==> flow/design.v <==
`timescale 1ns / 1ps
module JC_block(
    input [15:0] jmp_address_pm,
    input [15:0] current_address,
    input [5:0] op,
    input [1:0] flag_ex,
    input interrupt,
    input clk,
    input reset,
    output [15:0] jmp_loc,
    output pc_mux_sel
    );
    wire JV;
    wire JNV;
    wire JZ;
    wire JNZ;
    wire JMP;
    wire RET;
    wire [1:0] flag_mux_1;
    wire [1:0] flag_mux_2;
    reg [1:0] flag_reg;
    wire [15:0] nxt_address;
    wire [15:0] current_address_mux;
    reg [15:0] current_address_reg;
    wire [15:0] jmp_address_mux;
    reg F1;
    reg F2;
    assign JV =  ~op[5] & op[4] & op[3] & op[2] & ~op[1] & ~op[0] ;  
    assign JNV = ~op[5] & op[4] & op[3] & op[2] & ~op[1] & op[0] ;  
    assign JZ =  ~op[5] & op[4] & op[3] & op[2] & op[1] & ~op[0] ;  
    assign JNZ = ~op[5] & op[4] & op[3] & op[2] & op[1] & op[0] ;  
    assign JMP = ~op[5] & op[4] & op[3] & ~op[2] & ~op[1] & ~op[0] ;
    assign RET = ~op[5] & op[4] & ~op[3] & ~op[2] & ~op[1] & ~op[0] ;
    assign flag_mux_1 = (F2) ? flag_ex : flag_reg ;
    assign flag_mux_2 = (RET) ? flag_reg : flag_ex ;
    assign nxt_address = current_address + 1;
    assign current_address_mux = (interrupt)? nxt_address : current_address_reg ;
    assign jmp_address_mux = (F1) ? 'hf0000 : jmp_address_pm;
    assign jmp_loc = (RET) ? current_address_reg : jmp_address_mux ;
    assign pc_mux_sel = ( JV & flag_mux_2[0] ) | ( ~flag_mux_2[0] & JNV ) | ( JZ & flag_mux_2[1] ) | ( ~flag_mux_2[1] & JNZ ) | JMP | RET | F1 ;
    always @(posedge clk ) begin
        if (reset) begin
            flag_reg <= flag_mux_1 ;
            current_address_reg <= current_address_mux ;
            F1 <= interrupt;
            F2 <= interrupt;  
        end
        else begin
            flag_reg <= 0 ;
            current_address_reg <= 0 ;
            F1 <= 0 ;
            F2 <= 0 ;
        end
    end
endmodule  
`timescale 1ns / 1ps
module stall_control_block(
    input [5:0] op,
    input clk,
    input reset,
    output stall,
    output reg stall_pm
    );
    wire HLT;
    wire ld;
    wire JUMP;
    reg ldD0;
    reg jumpD0;
    reg jumpD1;
    assign HLT = op[0] & (~op[1]) & (~op[2]) & (~op[3]) & op[4] & (~op[5]);
    assign ld  = (~op[0]) & (~op[1]) & op[2] & (~op[3]) & op[4] & (~op[5]) & (~ldD0);
    assign JUMP = op[2] & op[3] & op[4] & (~op[5]) &( ~jumpD1);
    assign stall = HLT | ld | JUMP;
    always @(posedge clk)
    begin
			if(reset)begin
					ldD0 <= ld;
					jumpD0 <= JUMP;
					jumpD1 <= jumpD0;
					stall_pm <= stall;
            end
			else begin
					ldD0 <= 0;
					jumpD0 <= 0;
					jumpD1 <= 0;
					stall_pm <= 0;
			end
     end
endmodule
`timescale 1ns / 1ps
module program_memory_block(
    output [31:0] ins,
    output [15:0] current_address,
    input [15:0] jmp_loc,
    input pc_mux_sel,
    input [31:0] pm_rdata,
    input stall,
    input stall_pm,
    input reset,
    input clk
    );
    wire [31:0] PM_out;
    wire [15:0] hold_address_tmp;
    wire [15:0] next_address_tmp;
    wire [31:0] ins_prv_tmp;
	wire [31:0] ins_pm;
    assign PM_out = pm_rdata;
    reg [15:0] hold_address;
    reg [15:0] next_address;
    wire [15:0] CAJ;
    wire [15:0] CAR; 
    reg [31:0] ins_prv;
    assign CAJ = (stall == 1'b0) ? next_address : hold_address;
    assign CAR = (pc_mux_sel == 1'b0) ? CAJ : jmp_loc;
    assign current_address  = (reset == 1'b0) ? 16'b0 : CAR;
    assign ins_pm = (stall_pm == 1'b0) ? PM_out : ins_prv;
    assign ins = (reset == 1'b0) ? 32'b0 : ins_pm;
    assign hold_address_tmp = (reset == 1'b0) ? 16'b0 : current_address;
    assign next_address_tmp = (reset == 1'b0) ? 16'b0 : current_address + 16'b0000000000000001;
    assign ins_prv_tmp = (reset == 1'b0) ? 32'b0 : ins;
    always @ (posedge clk) begin
    if(reset)
       begin
            hold_address <= hold_address_tmp;
            next_address <= next_address_tmp;
            ins_prv <= ins_prv_tmp;
       end
       else begin
            hold_address <= 0;
            next_address <= 0;
            ins_prv <= 0;
       end
    end
endmodule
`timescale 1ns / 1ps
module Register_Bank_Block(
     input [15:0] ans_ex,
    input [15:0] ans_dm,
    input [15:0] ans_wb,
    input [15:0] imm,
    input [4:0] RA,
    input [4:0] RB,
    input [4:0] RW_dm,
    input [1:0] mux_sel_A,
    input [1:0] mux_sel_B,
    input imm_sel,
    input clk,
    output [15:0] A,
    output [15:0] B
    );
reg [15:0] RegBank [31:0];
reg [15:0] AR;
reg [15:0] BR;
wire [15:0] BI;
always @(posedge clk)
begin  
        AR <= RegBank[RA];
        BR <= RegBank[RB];
        RegBank[RW_dm] <= ans_dm;
end
assign A = (mux_sel_A == 2'b00) ? AR :
    (mux_sel_A == 2'b01) ? ans_ex :
    (mux_sel_A == 2'b10) ? ans_dm :
    (mux_sel_A == 2'b11) ? ans_wb : 0 ;
assign BI = (mux_sel_B == 2'b00) ? BR :
    (mux_sel_B == 2'b01) ? ans_ex :
    (mux_sel_B == 2'b10) ? ans_dm :
    (mux_sel_B == 2'b11) ? ans_wb : 0 ;
assign B = (imm_sel == 1'b0) ? BI : imm ;
endmodule
`timescale 1ns / 1ps
module execution_block(input [15:0] A,
                       input [15:0] B,
                       input [15:0] data_in,
                       input [5:0] op_dec,
                       input clk,
                       input reset,
                       output reg [15:0] ans_ex,
                       output reg [15:0] DM_data,
                       output reg [15:0] data_out,
                       output [1:0] flag_ex);
    wire [15:0] ans_tmp;
    wire [15:0] data_out_buff;
    reg [1:0] flag_prv;
    assign {flag_ex[0], ans_tmp} = (op_dec == 6'b000000) ? A + B :   
                                   (op_dec == 6'b000001) ? A + (~B) + 1 :   
                                   (op_dec == 6'b000010) ? {1'b0, B} :   
                                   (op_dec == 6'b000100) ? {1'b0, A & B} :   
                                   (op_dec == 6'b000101) ? {1'b0, A | B} :   
                                   (op_dec == 6'b000110) ? {1'b0, A ^ B} :   
                                   (op_dec == 6'b000111) ? {1'b0, ~B} :   
                                   (op_dec == 6'b001000) ? A + B :   
                                   (op_dec == 6'b001001) ? A + (~B) + 1 :   
                                   (op_dec == 6'b001010) ? {1'b0, B} :   
                                   (op_dec == 6'b001100) ? {1'b0, A & B} :   
                                   (op_dec == 6'b001101) ? {1'b0, A | B} :   
                                   (op_dec == 6'b001110) ? {1'b0, A ^ B} :   
                                   (op_dec == 6'b001111) ? {1'b0, ~B} :   
                                   (op_dec == 6'b010000) ? {1'b0, ans_ex} :   
                                   (op_dec == 6'b010001) ? {1'b0, ans_ex} :   
                                   (op_dec == 6'b010100) ? {1'b0, A} :   
                                   (op_dec == 6'b010101) ? {1'b0, A} :   
                                   (op_dec == 6'b010110) ? {1'b0, data_in} :   
                                   (op_dec == 6'b010111) ? {1'b0, ans_ex} :   
                                   (op_dec == 6'b011000) ? {1'b0, ans_ex} :   
                                   (op_dec == 6'b011001) ? {1'b0, A << B} :   
                                   (op_dec == 6'b011010) ? {1'b0, A >> B} :   
                                   (op_dec == 6'b011011) ? {1'b0, $signed(A) >>> B} :   
                                   (op_dec == 6'b011100) ? {flag_prv[0], ans_ex} :   
                                   (op_dec == 6'b011101) ? {flag_prv[0], ans_ex} :   
                                   (op_dec == 6'b011110) ? {flag_prv[0], ans_ex} :   
                                   (op_dec == 6'b011111) ? {flag_prv[0], ans_ex} :   
                                   {1'b0, 16'b0};   
    assign data_out_buff = (op_dec == 6'b010111) ? A : 0;   
    assign flag_ex[1] = (op_dec >= 6'b011100) ? flag_prv[1]:
                        (op_dec >= 6'b010000 & op_dec != 6'b010111) ? 0:
                         (ans_ex == 0) ? 1'b1 : 0;
    always @(posedge clk) begin
        if (reset) begin
            ans_ex <= ans_tmp;
            data_out <= data_out_buff;
            DM_data <= B;
            flag_prv <= flag_ex;
        end
        else begin
            ans_ex <= 0;
            data_out <= 0;
            DM_data <= 0;
            flag_prv <= 0;
        end
    end
endmodule  
`timescale 1ns / 1ps
module Data_Memory_Block(
    input [15:0] ans_ex,
    input [15:0] DM_data,
    input mem_rw_ex,
    input mem_en_ex,
    input mem_mux_sel_dm,
    input reset,
    input clk,
    output dm_en,
    output dm_we,
    output [15:0] dm_addr,
    output [15:0] dm_wdata,
    input [15:0] dm_rdata,
    output [15:0] ans_dm
    );
reg [15:0] Ex_out;
wire [15:0] DM_out;
assign dm_en = mem_en_ex;
assign dm_we = mem_rw_ex;
assign dm_addr = ans_ex;
assign dm_wdata = DM_data;
assign DM_out = dm_rdata;
always @(posedge clk)
begin
    if(reset)
       begin
            Ex_out <= ans_ex;
       end
       else begin
            Ex_out <= 0;
       end
end
assign ans_dm = (mem_mux_sel_dm == 1'b0)? Ex_out : DM_out;
endmodule
`timescale 1ns / 1ps
module dc_block(
input [31:0]ins,
input clk,
input reset,
output reg [15:0] imm,
output reg[5:0]op_dec,
output [4:0] RW_dm,
output [1:0] mux_sel_A,
output [1:0] mux_sel_B,
output reg imm_sel,
output reg mem_en_ex,
output reg mem_rw_ex,
output reg mem_mux_sel_dm
    );
wire JMP,Cond_J,LD_fb,Imm,ld,ST;
reg ld_dff,st_dff,lower_dff;
assign JMP = (~ins[31] && ins[30] && ins[29] && ~ins[28] && ~ins[27] && ~ins[26]);
assign Cond_J = (~ins[31] && ins[30] && ins[29] && ins[28]);
assign LD_fb = (~ins[31] && ins[30] && ~ins[29] && ins[28] && ~ins[27] && ~ins[26] && ~ld_dff);
assign Imm = (~ins[31] && ~ins[30] && ins[29]);
assign ld = (~ins[31] && ins[30] && ~ins[29] && ins[28] && ~ins[27] && ~ins[26]);
assign ST = (~ins[31] && ins[30] && ~ins[29] && ins[28] && ~ins[27] && ins[26]);
wire [5:0]op_dec_tmp;
wire [14:0]extendand;
wire [14:0]extend;
assign op_dec_tmp = (reset==0?5'b0:ins[31:26]);
wire JCnor,ld_fb_dff_tmp;
reg ld_fb_dff;
assign JCnor = ~(JMP || Cond_J || ld_dff);
assign ld_fb_dff_tmp  = (reset==0?0:ld_fb_dff);
assign extend = (JCnor==0?15'b0:15'b111111111111111);
assign extendand[0] = (extend[0] && ins[11]);    
assign extendand[1] = (extend[1] && ins[12]); 
assign extendand[2] = (extend[2] && ins[13]); 
assign extendand[3] = (extend[3] && ins[14]); 
assign extendand[4] = (extend[4] && ins[15]); 
assign extendand[5] = (extend[5] && ins[16]); 
assign extendand[6] = (extend[6] && ins[17]); 
assign extendand[7] = (extend[7] && ins[18]); 
assign extendand[8] = (extend[8] && ins[19]); 
assign extendand[9] = (extend[9] && ins[20]); 
assign extendand[10] = (extend[10] && ins[21]); 
assign extendand[11] = (extend[11] && ins[22]); 
assign extendand[12] = (extend[12] && ins[23]); 
assign extendand[13] = (extend[13] && ins[24]); 
assign extendand[14] = (extend[14] && ins[25]); 
wire ldand,ld_dff_tmp,st_dff_tmp,lower_dff_tmp;
assign ldand = (ld && ~ld_dff);
assign ld_dff_tmp = (reset==0?0:ldand);
assign st_dff_tmp = (reset==0?0:ST);
assign lower_dff_tmp = (reset==0?0:ins[26]);
wire loweror,lowerand,ldff1_tmp,ldff2_tmp,ldff3_tmp,ldff4_tmp;
reg ldff_2;
assign loweror = (ld_dff || st_dff);
assign lowerand = (loweror && ~lower_dff);
assign ldff1_tmp = (reset==0?0:lower_dff);
assign ldff2_tmp = (reset==0?0:lowerand);
assign ldff3_tmp = (reset==0?0:loweror);
assign ldff4_tmp = (reset==0?0:ldff_2);
wire immdff_tmp;
assign immdff_tmp = (reset==0?0:Imm);
wire [15:0]immreg_tmp;
assign immreg_tmp = (reset==0?0:ins[15:0]);
reg [4:0]r1,r2,r3,r4,r5,r6;
wire [4:0]r1_tmp,r2_tmp,r3_tmp,r4_tmp,r5_tmp,r6_tmp;
assign r1_tmp = (reset==0?0:extendand[9:5]);
assign r2_tmp = (reset==0?0:extendand[14:10]);
assign r3_tmp = (reset==0?0:r2);
assign r4_tmp = (reset==0?0:r3);
assign r5_tmp = (reset==0?0:r4);
assign r6_tmp = (reset==0?0:extendand[4:0]);
assign RW_dm = r4;
wire comp1,comp2,comp3,comp4,comp5,comp6;
wire a1,a2,a3,a4;
assign comp1 = (r1==r3?1:0);
assign comp2 = (r1==r4?1:0);
assign comp3 = (r5==r1?1:0);
assign comp4 = (r3==r6?1:0);
assign comp5 = (r6==r4?1:0);
assign comp6 = (r5==r6?1:0);
assign a1 = (~comp1 && comp2);
assign a2 = (~comp1 && ~comp2 && comp3);
assign a3 = (~comp4 && comp5);
assign a4 = (~comp4 && ~comp5 && comp6);
wire [1:0]enc1,enc2;
assign enc1 = ((1 && (comp1==0) && (a1==0) && (a2==0))==1?2'b00:
                ((1 && (comp1==1) && (a1==0) && (a2==0))==1?2'b01:
					 ( (1 && (comp1==0 || comp1==1) && (a1==1) && (a2==0))==1?2'b10:2'b11)));
assign enc2 = ((1 && (comp4==0) && (a3==0) && (a4==0))==1?2'b00:
                ((1 && (comp4==1) && (a3==0) && (a4==0))==1?2'b01:
					 ( (1 && (comp4==0 || comp4==1) && (a3==1) && (a4==0))==1?2'b10:2'b11)));
assign mux_sel_A = enc1;
assign mux_sel_B = enc2;
always @(posedge clk)
begin
op_dec <= op_dec_tmp;
ld_fb_dff <= ld_fb_dff_tmp;
ld_dff <= ld_dff_tmp;
st_dff <= st_dff_tmp;
lower_dff <= lower_dff_tmp;
mem_rw_ex <= ldff1_tmp;
ldff_2 <= ldff2_tmp;
mem_mux_sel_dm <= ldff4_tmp;
mem_en_ex <= ldff3_tmp;
imm_sel <= immdff_tmp;
imm <= immreg_tmp;
r1 <= r1_tmp;
r2 <= r2_tmp;
r3 <= r3_tmp;
r4 <= r4_tmp;
r5 <= r5_tmp;
r6 <= r6_tmp;
end
endmodule
`timescale 1ns / 1ps
module write_back_block(
    input [15:0] ans_dm,
    input clk,
    input reset,
    output reg [15:0] ans_wb
    );
    always @(posedge clk)
    begin
       if(reset)
       begin
            ans_wb  <= ans_dm;
       end
       else begin
            ans_wb <= 0;
       end
    end
endmodule
`timescale 1ns / 1ps
module MIPS(
    input [15:0] data_in,
    input clk,
    input interrupt,
    input reset,
    output [15:0] data_out,
    output [15:0] pm_addr,
    input [31:0] pm_rdata,
    output dm_en,
    output dm_we,
    output [15:0] dm_addr,
    output [15:0] dm_wdata,
    input [15:0] dm_rdata
    );
wire [31:0] ins;
wire [15:0] A;
wire [15:0] B;
wire [15:0] Current_Address;
wire [15:0] ans_ex;
wire [15:0] ans_dm;
wire [15:0] ans_wb;
wire [1:0] mux_sel_A;
wire [1:0] mux_sel_B;
wire imm_sel;
assign pm_addr = Current_Address;
wire stall,stall_pm,pc_mux_sel;
wire [15:0] jmp_loc;
wire [1:0] flag_ex;
wire [15:0] DM_data;
wire [15:0] imm;
wire [5:0] op_dec;
wire [4:0] RW_dm;
wire mem_en_ex,mem_rw_ex,mem_mux_sel_dm;
JC_block jc(
    .jmp_address_pm(ins[14:0]),
    .current_address(Current_Address),
    .op(ins[31:26]),
    .flag_ex(flag_ex),
    .interrupt(interrupt),
    .clk(clk),
    .reset(reset),
    .jmp_loc(jmp_loc),
    .pc_mux_sel(pc_mux_sel)
    );
stall_control_block sc(
    .op(ins[31:26]),
    .clk(clk),
    .reset(reset),
    .stall(stall),
    .stall_pm(stall_pm)
    );
program_memory_block pm(
    .ins(ins),
    .current_address(Current_Address),
    .jmp_loc(jmp_loc),
    .pc_mux_sel(pc_mux_sel),
    .pm_rdata(pm_rdata),
    .stall(stall),
    .stall_pm(stall_pm),
    .reset(reset),
    .clk(clk)
    );
Register_Bank_Block reg_bank(
    .ans_ex(ans_ex),
    .ans_dm(ans_dm),
    .ans_wb(ans_wb),
    .imm(imm),
    .RA(ins[20:16]),
    .RB(ins[15:11]),
    .RW_dm(RW_dm),
    .mux_sel_A(mux_sel_A),
    .mux_sel_B(mux_sel_B),
    .imm_sel(imm_sel),
    .clk(clk),
    .A(A),
    .B(B)
    );
execution_block ex(
		.A(A),
		.B(B),
      .data_in(data_in),
      .op_dec(op_dec),
      .clk(clk),
      .reset(reset),
      .ans_ex(ans_ex),
      .DM_data(DM_data),
      .data_out(data_out),
      .flag_ex(flag_ex)
		);
Data_Memory_Block dm(
	 .ans_ex(ans_ex),
    .DM_data(DM_data),
    .mem_rw_ex(mem_rw_ex),
    .mem_en_ex(mem_en_ex),
    .mem_mux_sel_dm(mem_mux_sel_dm),
    .reset(reset),
    .clk(clk),
    .dm_en(dm_en),
    .dm_we(dm_we),
    .dm_addr(dm_addr),
    .dm_wdata(dm_wdata),
    .dm_rdata(dm_rdata),
    .ans_dm(ans_dm)
    );
dc_block dc(
	 .ins(ins),
    .clk(clk),
	 .reset(reset),
    .imm(imm),
    .op_dec(op_dec),
    .RW_dm(RW_dm),
    .mux_sel_A(mux_sel_A),
    .mux_sel_B(mux_sel_B),
    .imm_sel(imm_sel),
    .mem_en_ex(mem_en_ex),
    .mem_rw_ex(mem_rw_ex),
    .mem_mux_sel_dm(mem_mux_sel_dm)
    );
write_back_block wb(
    .ans_dm(ans_dm),
    .clk(clk),
    .reset(reset),
    .ans_wb(ans_wb)
    );
endmodule
Ticket comment

## Tool chain data of MIPS

Each step is given for the RTL above and for the edited RTL.
Lines under "unedited" count in the file above, lines under "edited" in the edited file.
"change": "edited" minus "unedited" as printed here. "rel. change": 100 x difference / "unedited".
The mark -- stands for no value.

- Design top: MIPS
- Clock input: clk
- Standard-cell library: sky130hd
- Corner: tt_025C_1v80

## The edit

The edit as a unified diff against the file above.
The edit is scripted: it alters the design's behaviour and was not made to optimise anything.

```diff
@@ -37,5 +37,7 @@
     assign current_address_mux = (interrupt)? nxt_address : current_address_reg ;
     assign jmp_address_mux = (F1) ? 'hf0000 : jmp_address_pm;
-    assign jmp_loc = (RET) ? current_address_reg : jmp_address_mux ;
+    reg [15:0] jmp_loc_q;
+    always @(posedge clk) jmp_loc_q <= (RET) ? current_address_reg : jmp_address_mux ;
+    assign jmp_loc = jmp_loc_q;
     assign pc_mux_sel = ( JV & flag_mux_2[0] ) | ( ~flag_mux_2[0] & JNV ) | ( JZ & flag_mux_2[1] ) | ( ~flag_mux_2[1] & JNZ ) | JMP | RET | F1 ;
     always @(posedge clk ) begin
```

## Elaborated design

Yosys after proc, flatten, opt, wreduce and memory -nomap, before mapping. Print and check cells are not counted.
Memory sizes are those after Yosys's memory passes, which may raise the word count (mostly to a power of two), join words into wider ones and drop unused or constant bits.

Operators by class:

| what | unedited | edited | change | rel. change (%) |
|---|---|---|---|---|
| add/subtract/negate cells | 5 | 5 | 0 | 0.00 |
| order comparisons | 2 | 2 | 0 | 0.00 |
| equality and inequality tests | 54 | 54 | 0 | 0.00 |
| shifts and indexed selects | 3 | 3 | 0 | 0.00 |
| multiplexer cells | 62 | 62 | 0 | 0.00 |
| bitwise gates (word level) | 69 | 69 | 0 | 0.00 |
| reductions and logical operators | 59 | 59 | 0 | 0.00 |

Operators with widths:

| kind | unedited | edited | change | rel. change (%) |
|---|---|---|---|---|
| logical AND 1 bit | 46 | 46 | 0 | 0.00 |
| AND 1 bit | 36 | 36 | 0 | 0.00 |
| two-way mux 17 bit | 28 | 28 | 0 | 0.00 |
| NOT 1 bit | 20 | 20 | 0 | 0.00 |
| equality test 6 x 5 -> 1 bit with constant B | 14 | 14 | 0 | 0.00 |
| two-way mux 16 bit | 14 | 14 | 0 | 0.00 |
| two-way mux 1 bit | 11 | 11 | 0 | 0.00 |
| bitwise OR 1 bit | 8 | 8 | 0 | 0.00 |
| equality test 6 x 4 -> 1 bit with constant B | 7 | 7 | 0 | 0.00 |
| equality test 1 bit with constant B | 6 | 6 | 0 | 0.00 |
| equality test 5 bit | 6 | 6 | 0 | 0.00 |
| two-way mux 2 bit | 5 | 5 | 0 | 0.00 |
| equality test 2 bit with constant B | 4 | 4 | 0 | 0.00 |
| equality test 6 x 3 -> 1 bit with constant B | 4 | 4 | 0 | 0.00 |
| logical AND 32 x 1 -> 1 bit with constant A | 4 | 4 | 0 | 0.00 |
| inequality test 21 x 1 -> 1 bit with constant B | 4 | 4 | 0 | 0.00 |
| logical OR 1 bit | 3 | 3 | 0 | 0.00 |
| adder 16 x 1 -> 16 bit with constant B | 2 | 2 | 0 | 0.00 |
| equality test 2 x 1 -> 1 bit with constant B | 2 | 2 | 0 | 0.00 |
| greater-or-equal comparator 6 x 5 -> 1 bit with constant B | 2 | 2 | 0 | 0.00 |
| logical NOT 2 bit | 2 | 2 | 0 | 0.00 |
| two-way mux 15 bit | 2 | 2 | 0 | 0.00 |
| two-way mux 32 bit | 2 | 2 | 0 | 0.00 |
| inequality test 15 x 1 -> 1 bit with constant B | 2 | 2 | 0 | 0.00 |
| inequality test 18 x 1 -> 1 bit with constant B | 2 | 2 | 0 | 0.00 |
| adder 16 x 16 -> 17 bit | 1 | 1 | 0 | 0.00 |
| adder 16 x 17 -> 17 bit | 1 | 1 | 0 | 0.00 |
| adder 17 x 1 -> 17 bit with constant B | 1 | 1 | 0 | 0.00 |

The list need not be complete.

Bit counts:

| what | unedited | edited | change | rel. change (%) |
|---|---|---|---|---|
| bits in registers | 229 | 245 | +16 | +6.99 |
| bits in writable memories | 512 | 512 | 0 | 0.00 |
| clocked read ports x word width | 32 | 32 | 0 | 0.00 |
| memories kept | 1 | 1 | 0 | 0.00 |
| input bits | 67 | 67 | 0 | 0.00 |
| output and inout port bits | 66 | 66 | 0 | 0.00 |
| cells after elaboration | 287 | 288 | +1 | +0.35 |

Memories:

| what | unedited | edited |
|---|---|---|
| shape (words x width / read and write ports) | reg_bank.RegBank 32x16 r2 w1 | reg_bank.RegBank 32x16 r2 w1 |

## Depth

Yosys ltp: most cells in a row. Word level: on the elaborated netlist, between registers, memories and ports. Mapped: between sequential cells and ports; inverters and the memories' decode and read muxes count.

Depth:

| what | unedited | edited | change | rel. change (%) |
|---|---|---|---|---|
| depth after elaboration | 54 | 54 | 0 | 0.00 |
| ABC_AREA | 0 | 0 | -- | -- |
| gate-level depth with buffers | 34 | 31 | -3 | -8.82 |
| depth with buffers taken out | 28 | 25 | -3 | -10.71 |

## Netlist

Source: synth_stat.txt of the flow (Yosys; design flattened, memories mapped). It holds for the ABC_AREA given above (unset counts as 0); a run with the other value may have another netlist.

Cells by type:

| cell | unedited | edited | change | rel. change (%) |
|---|---|---|---|---|
| sky130_fd_sc_hd__nand2_1 | 818 | 450 | -368 | -44.99 |
| sky130_fd_sc_hd__mux4_2 | 128 | 256 | +128 | +100.00 |
| sky130_fd_sc_hd__a311oi_1 | 132 | 5 | -127 | -96.21 |
| sky130_fd_sc_hd__clkbuf_1 | 205 | 145 | -60 | -29.27 |
| sky130_fd_sc_hd__and3_1 | 78 | 23 | -55 | -70.51 |
| sky130_fd_sc_hd__o21ai_0 | 134 | 169 | +35 | +26.12 |
| sky130_fd_sc_hd__nand3_1 | 259 | 228 | -31 | -11.97 |
| sky130_fd_sc_hd__nor3_1 | 65 | 38 | -27 | -41.54 |
| sky130_fd_sc_hd__or3_1 | 33 | 13 | -20 | -60.61 |
| sky130_fd_sc_hd__dfxtp_1 | 237 | 253 | +16 | +6.75 |
| sky130_fd_sc_hd__xnor2_1 | 50 | 65 | +15 | +30.00 |
| sky130_fd_sc_hd__a31oi_1 | 37 | 23 | -14 | -37.84 |
| sky130_fd_sc_hd__o41ai_1 | 2 | 16 | +14 | +700.00 |
| sky130_fd_sc_hd__o31ai_1 | 34 | 21 | -13 | -38.24 |
| sky130_fd_sc_hd__and2_1 | 58 | 69 | +11 | +18.97 |
| sky130_fd_sc_hd__o211ai_1 | 27 | 16 | -11 | -40.74 |
| sky130_fd_sc_hd__nor2b_1 | 19 | 8 | -11 | -57.89 |
| sky130_fd_sc_hd__a22oi_1 | 8 | 19 | +11 | +137.50 |

The list need not be complete.

Synthesis totals:

| what | unedited | edited | change | rel. change (%) |
|---|---|---|---|---|
| cells in the netlist | 4017 | 3509 | -508 | -12.65 |
| mapped area (sq mm) | 0.0404525 | 0.0405939 | +0.0001414 | +0.35 |
| area of sequential cells (sq mm) | 0.0201193 | 0.0204396 | +0.0003203 | +1.59 |
| flip-flop cells | 749 | 765 | +16 | +2.14 |
| buffer cells | 305 | 248 | -57 | -18.69 |

The figures by module come from a second, unflattened synthesis with its own total; it is not the netlist above.

Second synthesis, totals:

| what | unedited | edited | change | rel. change (%) |
|---|---|---|---|---|
| cells (unflattened synthesis) | 3672 | 3689 | +17 | +0.46 |
| area total of the unflattened synthesis (sq mm) | 0.0423619 | 0.0426959 | +0.0003340 | +0.79 |

Rows give one instance, submodules left out.

By module, unedited:

| module | times used | cells | area (sq mm) | sequential area (sq mm) |
|---|---|---|---|---|
| Register_Bank_Block | 1 | 1788 | 0.0264253 | 0.0160154 |
| execution_block | 1 | 1119 | 0.0080014 | 0.001001 |
| program_memory_block | 1 | 294 | 0.0031918 | 0.0012812 |
| dc_block | 1 | 177 | 0.0020132 | 0.0011811 |
| JC_block | 1 | 159 | 0.0011674 | 0.0003403 |
| Data_Memory_Block | 1 | 85 | 0.0009284 | 0.0003203 |
| write_back_block | 1 | 33 | 0.0004467 | 0.0003203 |
| stall_control_block | 1 | 16 | 0.0001839 | 0.0000801 |
| MIPS | 1 | 1 | 0.0000038 | 0 |

By module, edited:

| module | times used | cells | area (sq mm) | sequential area (sq mm) |
|---|---|---|---|---|
| Register_Bank_Block | 1 | 1788 | 0.0264253 | 0.0160154 |
| execution_block | 1 | 1119 | 0.0080014 | 0.001001 |
| program_memory_block | 1 | 294 | 0.0031918 | 0.0012812 |
| dc_block | 1 | 177 | 0.0020132 | 0.0011811 |
| JC_block | 1 | 176 | 0.0015014 | 0.0006606 |
| Data_Memory_Block | 1 | 85 | 0.0009284 | 0.0003203 |
| write_back_block | 1 | 33 | 0.0004467 | 0.0003203 |
| stall_control_block | 1 | 16 | 0.0001839 | 0.0000801 |
| MIPS | 1 | 1 | 0.0000038 | 0 |

## Path before layout

Source: OpenSTA report_checks on the synthesized netlist (no wires, ideal clock, input and output delay 20% of the period each), path of least setup slack; recovery checks are left aside. Register names are those of the netlist, which keeps one name where synthesis merged equal registers.

Path post-synthesis:

| what | unedited | edited | change | rel. change (%) |
|---|---|---|---|---|
| path type | input port to output port | input port to output port | -- | -- |
| start | input dm_rdata[0] | input dm_rdata[0] | -- | -- |
| end | output pm_addr[1] | output pm_addr[7] | -- | -- |
| clock period (ns) | 12.0 | 12.0 | 0.0 | 0.00 |
| input delay (ns) | 2.400 | 2.400 | 0.000 | 0.00 |
| external output delay (ns) | 2.400 | 2.400 | 0.000 | 0.00 |
| time at the first pin (ns) | 2.400 | 2.400 | 0.000 | 0.00 |
| arrival (ns) | 7.298 | 6.777 | -0.521 | -7.14 |
| required time (ns) | 9.600 | 9.600 | 0.000 | 0.00 |
| setup slack (ns) | 2.302 | 2.823 | +0.521 | -- |
| path delay (ns) | 4.898 | 4.377 | -0.521 | -10.64 |
| driving pins on the path | 23 | 23 | 0 | 0.00 |
| path buffers | 5 | 5 | 0 | 0.00 |
| synthesis period reached (ns) | 9.698 | 9.177 | -0.521 | -5.37 |

"path delay" = arrival - input delay + setup time.
A path that ends at an output port has no setup time.
"driving pins on the path" counts driving pins, that of a launching flip-flop among them; a cell with two outputs on the path counts twice.
"synthesis period reached" is the clock period less the worst setup slack; recovery checks do not enter. This is arithmetic on one report: input and output delays are still those of the set period (20% each).
The rows between start and end are the longest chain of elaborated cells between them; the timing report does not say that the signal goes this way. Where chains are equally long, one stands for them.
Each line given opens the expression or statement behind the cell; cells for indexed reads and writes are added by Yosys, which also makes memories of some case tables.

Between the ends, post-synthesis, unedited:
- Cells stage by stage: sky130_fd_sc_hd__mux2_2 > sky130_fd_sc_hd__or3_1 > sky130_fd_sc_hd__a21oi_1 > sky130_fd_sc_hd__o31a_1 > sky130_fd_sc_hd__buf_6 > sky130_fd_sc_hd__clkinv_2 > sky130_fd_sc_hd__buf_2 > sky130_fd_sc_hd__ha_1 > sky130_fd_sc_hd__inv_1 > sky130_fd_sc_hd__fa_1 > sky130_fd_sc_hd__o21bai_1 > sky130_fd_sc_hd__a21oi_2 > sky130_fd_sc_hd__o21ai_1 > sky130_fd_sc_hd__a21oi_2 > sky130_fd_sc_hd__a31oi_1 > sky130_fd_sc_hd__or3_1 > sky130_fd_sc_hd__a221o_1 > sky130_fd_sc_hd__o21a_1 > sky130_fd_sc_hd__o21a_4 > sky130_fd_sc_hd__buf_6 > sky130_fd_sc_hd__buf_6 > sky130_fd_sc_hd__clkbuf_1 > sky130_fd_sc_hd__a211oi_1
- Length of the longest elaborated chain: 28
- Elaborated cells between the ends (all ways): 33
- Those cells by class: 3 x add/sub; 20 x mux; 10 x logic

RTL lines, path post-synthesis, unedited:

| what | line | text |
|---|---|---|
| start, declared | 414 | `input [15:0] dm_rdata` |
| two-way mux 16 bit | 266 | `assign ans_dm = (mem_mux_sel_dm == 1'b0)? Ex_out : DM_out;` |
| two-way mux 16 bit | 167 | `(mux_sel_B == 2'b10) ? ans_dm :` |
| two-way mux 16 bit | 166 | `(mux_sel_B == 2'b01) ? ans_ex :` |
| two-way mux 16 bit | 165 | `assign BI = (mux_sel_B == 2'b00) ? BR :` |
| two-way mux 16 bit | 169 | `assign B = (imm_sel == 1'b0) ? BI : imm ;` |
| NOT 16 -> 17 bit | 193 | `(op_dec == 6'b001001) ? A + (~B) + 1 :` |
| adder 16 x 17 -> 17 bit | 193 |  |
| (+9 left out) | -- |  |
| two-way mux 17 bit | 185 | `assign {flag_ex[0], ans_tmp} = (op_dec == 6'b000000) ? A + B :` |
| two-way mux 2 bit | 35 | `assign flag_mux_2 = (RET) ? flag_reg : flag_ex ;` |
| NOT 1 bit | 40 | `assign pc_mux_sel = ( JV & flag_mux_2[0] ) \| ( ~flag_mux_2[0] & JNV ) \| ( JZ & flag_mux_2[1] ) \| ( ~flag_mux_2 ...` |
| AND 1 bit | 40 |  |
| bitwise OR 1 bit (6 in a row) | 40 |  |
| two-way mux 16 bit | 114 | `assign CAR = (pc_mux_sel == 1'b0) ? CAJ : jmp_loc;` |
| two-way mux 16 bit | 115 | `assign current_address  = (reset == 1'b0) ? 16'b0 : CAR;` |
| end, declared | 408 | `output [15:0] pm_addr,` |

Some nets on the timed path still bear RTL names; the line given drives or declares the net.

Nets with RTL names, path post-synthesis, unedited:

| signal | line |
|---|---|
| B[0] | 169 |

Between the ends, post-synthesis, edited:
- Cells stage by stage: sky130_fd_sc_hd__mux2_2 > sky130_fd_sc_hd__or3_1 > sky130_fd_sc_hd__a41oi_2 > sky130_fd_sc_hd__or2_1 > sky130_fd_sc_hd__buf_6 > sky130_fd_sc_hd__inv_2 > sky130_fd_sc_hd__buf_4 > sky130_fd_sc_hd__buf_2 > sky130_fd_sc_hd__ha_1 > sky130_fd_sc_hd__inv_1 > sky130_fd_sc_hd__fa_1 > sky130_fd_sc_hd__nor2_1 > sky130_fd_sc_hd__o311a_1 > sky130_fd_sc_hd__o21ba_2 > sky130_fd_sc_hd__o31ai_1 > sky130_fd_sc_hd__and3b_1 > sky130_fd_sc_hd__or4b_4 > sky130_fd_sc_hd__nand3_4 > sky130_fd_sc_hd__buf_8 > sky130_fd_sc_hd__buf_6 > sky130_fd_sc_hd__nand2_1 > sky130_fd_sc_hd__o21ai_0 > sky130_fd_sc_hd__and2_1
- Length of the longest elaborated chain: 28
- Elaborated cells between the ends (all ways): 33
- Those cells by class: 3 x add/sub; 20 x mux; 10 x logic

RTL lines, path post-synthesis, edited:

| what | line | text |
|---|---|---|
| start, declared | 416 | `input [15:0] dm_rdata` |
| two-way mux 16 bit | 268 | `assign ans_dm = (mem_mux_sel_dm == 1'b0)? Ex_out : DM_out;` |
| two-way mux 16 bit | 169 | `(mux_sel_B == 2'b10) ? ans_dm :` |
| two-way mux 16 bit | 168 | `(mux_sel_B == 2'b01) ? ans_ex :` |
| two-way mux 16 bit | 167 | `assign BI = (mux_sel_B == 2'b00) ? BR :` |
| two-way mux 16 bit | 171 | `assign B = (imm_sel == 1'b0) ? BI : imm ;` |
| NOT 16 -> 17 bit | 195 | `(op_dec == 6'b001001) ? A + (~B) + 1 :` |
| adder 16 x 17 -> 17 bit | 195 |  |
| (+9 left out) | -- |  |
| two-way mux 17 bit | 187 | `assign {flag_ex[0], ans_tmp} = (op_dec == 6'b000000) ? A + B :` |
| two-way mux 2 bit | 35 | `assign flag_mux_2 = (RET) ? flag_reg : flag_ex ;` |
| NOT 1 bit | 42 | `assign pc_mux_sel = ( JV & flag_mux_2[0] ) \| ( ~flag_mux_2[0] & JNV ) \| ( JZ & flag_mux_2[1] ) \| ( ~flag_mux_2 ...` |
| AND 1 bit | 42 |  |
| bitwise OR 1 bit (6 in a row) | 42 |  |
| two-way mux 16 bit | 116 | `assign CAR = (pc_mux_sel == 1'b0) ? CAJ : jmp_loc;` |
| two-way mux 16 bit | 117 | `assign current_address  = (reset == 1'b0) ? 16'b0 : CAR;` |
| end, declared | 410 | `output [15:0] pm_addr,` |

Nets with RTL names, path post-synthesis, edited:

| signal | line |
|---|---|
| B[0] | 171 |

## Worst path after layout

From the final timing report of each run of pair 1: the path of least setup slack in the routed layout; clock arrival at registers is part of the times.

Path after layout:

| what | unedited | edited | change | rel. change (%) |
|---|---|---|---|---|
| path type | input port to output port | input port to output port | -- | -- |
| start | input dm_rdata[0] | input dm_rdata[0] | -- | -- |
| end | output pm_addr[5] | output pm_addr[8] | -- | -- |
| clock period (ns) | 11.4 | 11.4 | 0.0 | 0.00 |
| input delay (ns) | 2.28 | 2.28 | 0.00 | 0.00 |
| external output delay (ns) | 2.28 | 2.28 | 0.00 | 0.00 |
| time at the first pin (ns) | 2.28 | 2.28 | 0.00 | 0.00 |
| arrival (ns) | 8.60 | 8.28 | -0.32 | -3.72 |
| required time (ns) | 9.12 | 9.12 | 0.00 | 0.00 |
| setup slack (ns) | 0.52 | 0.84 | +0.32 | -- |
| driving pins on the path | 22 | 19 | -3 | -13.64 |
| path buffers | 4 | 3 | -1 | -25.00 |

The rows between start and end are the longest chain of elaborated cells between them; the timing report does not say that the signal goes this way. Where chains are equally long, one stands for them.

Between the ends, after layout, unedited:
- Cells stage by stage: sky130_fd_sc_hd__clkdlybuf4s50_1 > sky130_fd_sc_hd__mux2_2 > sky130_fd_sc_hd__or3_1 > sky130_fd_sc_hd__a21oi_1 > sky130_fd_sc_hd__o31a_1 > sky130_fd_sc_hd__clkinv_2 > sky130_fd_sc_hd__ha_1 > sky130_fd_sc_hd__inv_1 > sky130_fd_sc_hd__fa_1 > sky130_fd_sc_hd__o21bai_1 > sky130_fd_sc_hd__a21oi_2 > sky130_fd_sc_hd__o21ai_1 > sky130_fd_sc_hd__a21oi_2 > sky130_fd_sc_hd__a31oi_1 > sky130_fd_sc_hd__or3_1 > sky130_fd_sc_hd__a221o_1 > sky130_fd_sc_hd__a41oi_2 > sky130_fd_sc_hd__o21a_4 > sky130_fd_sc_hd__buf_12 > sky130_fd_sc_hd__buf_4 > sky130_fd_sc_hd__mux2i_1 > sky130_fd_sc_hd__clkdlybuf4s50_1
- Length of the longest elaborated chain: 28
- Elaborated cells between the ends (all ways): 33
- Those cells by class: 3 x add/sub; 20 x mux; 10 x logic

RTL lines, path after layout, unedited:

| what | line | text |
|---|---|---|
| start, declared | 414 | `input [15:0] dm_rdata` |
| two-way mux 16 bit | 266 | `assign ans_dm = (mem_mux_sel_dm == 1'b0)? Ex_out : DM_out;` |
| two-way mux 16 bit | 167 | `(mux_sel_B == 2'b10) ? ans_dm :` |
| two-way mux 16 bit | 166 | `(mux_sel_B == 2'b01) ? ans_ex :` |
| two-way mux 16 bit | 165 | `assign BI = (mux_sel_B == 2'b00) ? BR :` |
| two-way mux 16 bit | 169 | `assign B = (imm_sel == 1'b0) ? BI : imm ;` |
| NOT 16 -> 17 bit | 193 | `(op_dec == 6'b001001) ? A + (~B) + 1 :` |
| adder 16 x 17 -> 17 bit | 193 |  |
| (+9 left out) | -- |  |
| two-way mux 17 bit | 185 | `assign {flag_ex[0], ans_tmp} = (op_dec == 6'b000000) ? A + B :` |
| two-way mux 2 bit | 35 | `assign flag_mux_2 = (RET) ? flag_reg : flag_ex ;` |
| NOT 1 bit | 40 | `assign pc_mux_sel = ( JV & flag_mux_2[0] ) \| ( ~flag_mux_2[0] & JNV ) \| ( JZ & flag_mux_2[1] ) \| ( ~flag_mux_2 ...` |
| AND 1 bit | 40 |  |
| bitwise OR 1 bit (6 in a row) | 40 |  |
| two-way mux 16 bit | 114 | `assign CAR = (pc_mux_sel == 1'b0) ? CAJ : jmp_loc;` |
| two-way mux 16 bit | 115 | `assign current_address  = (reset == 1'b0) ? 16'b0 : CAR;` |
| end, declared | 408 | `output [15:0] pm_addr,` |

Some nets on the timed path still bear RTL names; the line given drives or declares the net.

Nets with RTL names, path after layout, unedited:

| signal | line |
|---|---|
| ans_dm[0] | 266 |

Between the ends, after layout, edited:
- Cells stage by stage: sky130_fd_sc_hd__clkdlybuf4s50_1 > sky130_fd_sc_hd__mux2_2 > sky130_fd_sc_hd__buf_4 > sky130_fd_sc_hd__o22ai_1 > sky130_fd_sc_hd__a221oi_2 > sky130_fd_sc_hd__inv_1 > sky130_fd_sc_hd__ha_1 > sky130_fd_sc_hd__inv_1 > sky130_fd_sc_hd__fa_1 > sky130_fd_sc_hd__a21oi_1 > sky130_fd_sc_hd__o21ai_0 > sky130_fd_sc_hd__a21oi_1 > sky130_fd_sc_hd__o21ai_1 > sky130_fd_sc_hd__and3_1 > sky130_fd_sc_hd__or4b_4 > sky130_fd_sc_hd__nand3_4 > sky130_fd_sc_hd__o21ai_0 > sky130_fd_sc_hd__and2_1 > sky130_fd_sc_hd__clkdlybuf4s50_1
- Elaborated cells between the ends (all ways): 33
- Those cells by class: 3 x add/sub; 20 x mux; 10 x logic

RTL lines, path after layout, edited:

| what | line | text |
|---|---|---|
| start, declared | 416 | `input [15:0] dm_rdata` |
| end, declared | 410 | `output [15:0] pm_addr,` |

edited: Chain of elaborated cells between the ends: none given.

Nets with RTL names, path after layout, edited:

| signal | line | text |
|---|---|---|
| ans_dm[0] | 268 | `assign ans_dm = (mem_mux_sel_dm == 1'b0)? Ex_out : DM_out;` |
| A[0] | 163 | `assign A = (mux_sel_A == 2'b00) ? AR :` |

## Layout results

Both versions went through the flow (Yosys, OpenROAD) with the same settings in each pair. Constraints: input delay and output delay 20% of the set period each, output load 0.01 pF.

Flow settings, pair 1:
- CORE_UTILIZATION: 40
- PLACE_DENSITY: 0.6
- period_ns: 11.4
- CAP_MARGIN: 20
- CORE_MARGIN: 2
- SLEW_MARGIN: 20

Final reports, pair 1:

| what | unedited | edited | change | rel. change (%) |
|---|---|---|---|---|
| synthesis area (sq mm) | 0.0404525 | 0.0405939 | +0.0001414 | +0.35 |
| die size (sq mm) | 0.10369 | 0.104048 | +0.000358 | +0.35 |
| final design utilization | 0.462 | 0.461 | -0.001 | -- |
| worst setup slack after layout (ns) | 0.520 | 0.836 | +0.316 | -- |
| post-route worst hold slack (ns) | 0.427 | 0.417 | -0.010 | -- |

Flow settings, pair 2:
- CAP_MARGIN: 40
- CELL_PAD_IN_SITES_DETAIL_PLACEMENT: 1
- CELL_PAD_IN_SITES_GLOBAL_PLACEMENT: 2
- CORE_UTILIZATION: 22
- CTS_CLUSTER_DIAMETER: 205
- GPL_ROUTABILITY_DRIVEN: 0
- GPL_TIMING_DRIVEN: 1
- PLACE_DENSITY: 0.92
- period_ns: 6.41
- CORE_MARGIN: 2
- SLEW_MARGIN: 20

Final reports, pair 2:

| what | unedited | edited | change | rel. change (%) |
|---|---|---|---|---|
| synthesis area (sq mm) | 0.0404525 | 0.0405939 | +0.0001414 | +0.35 |
| die size (sq mm) | 0.18732 | 0.18797 | +0.00065 | +0.35 |
| final design utilization | 0.283 | 0.284 | +0.001 | -- |
| worst setup slack after layout (ns) | -1.166 | -0.365 | +0.801 | -- |
| post-route worst hold slack (ns) | 0.414 | 0.428 | +0.014 | -- |
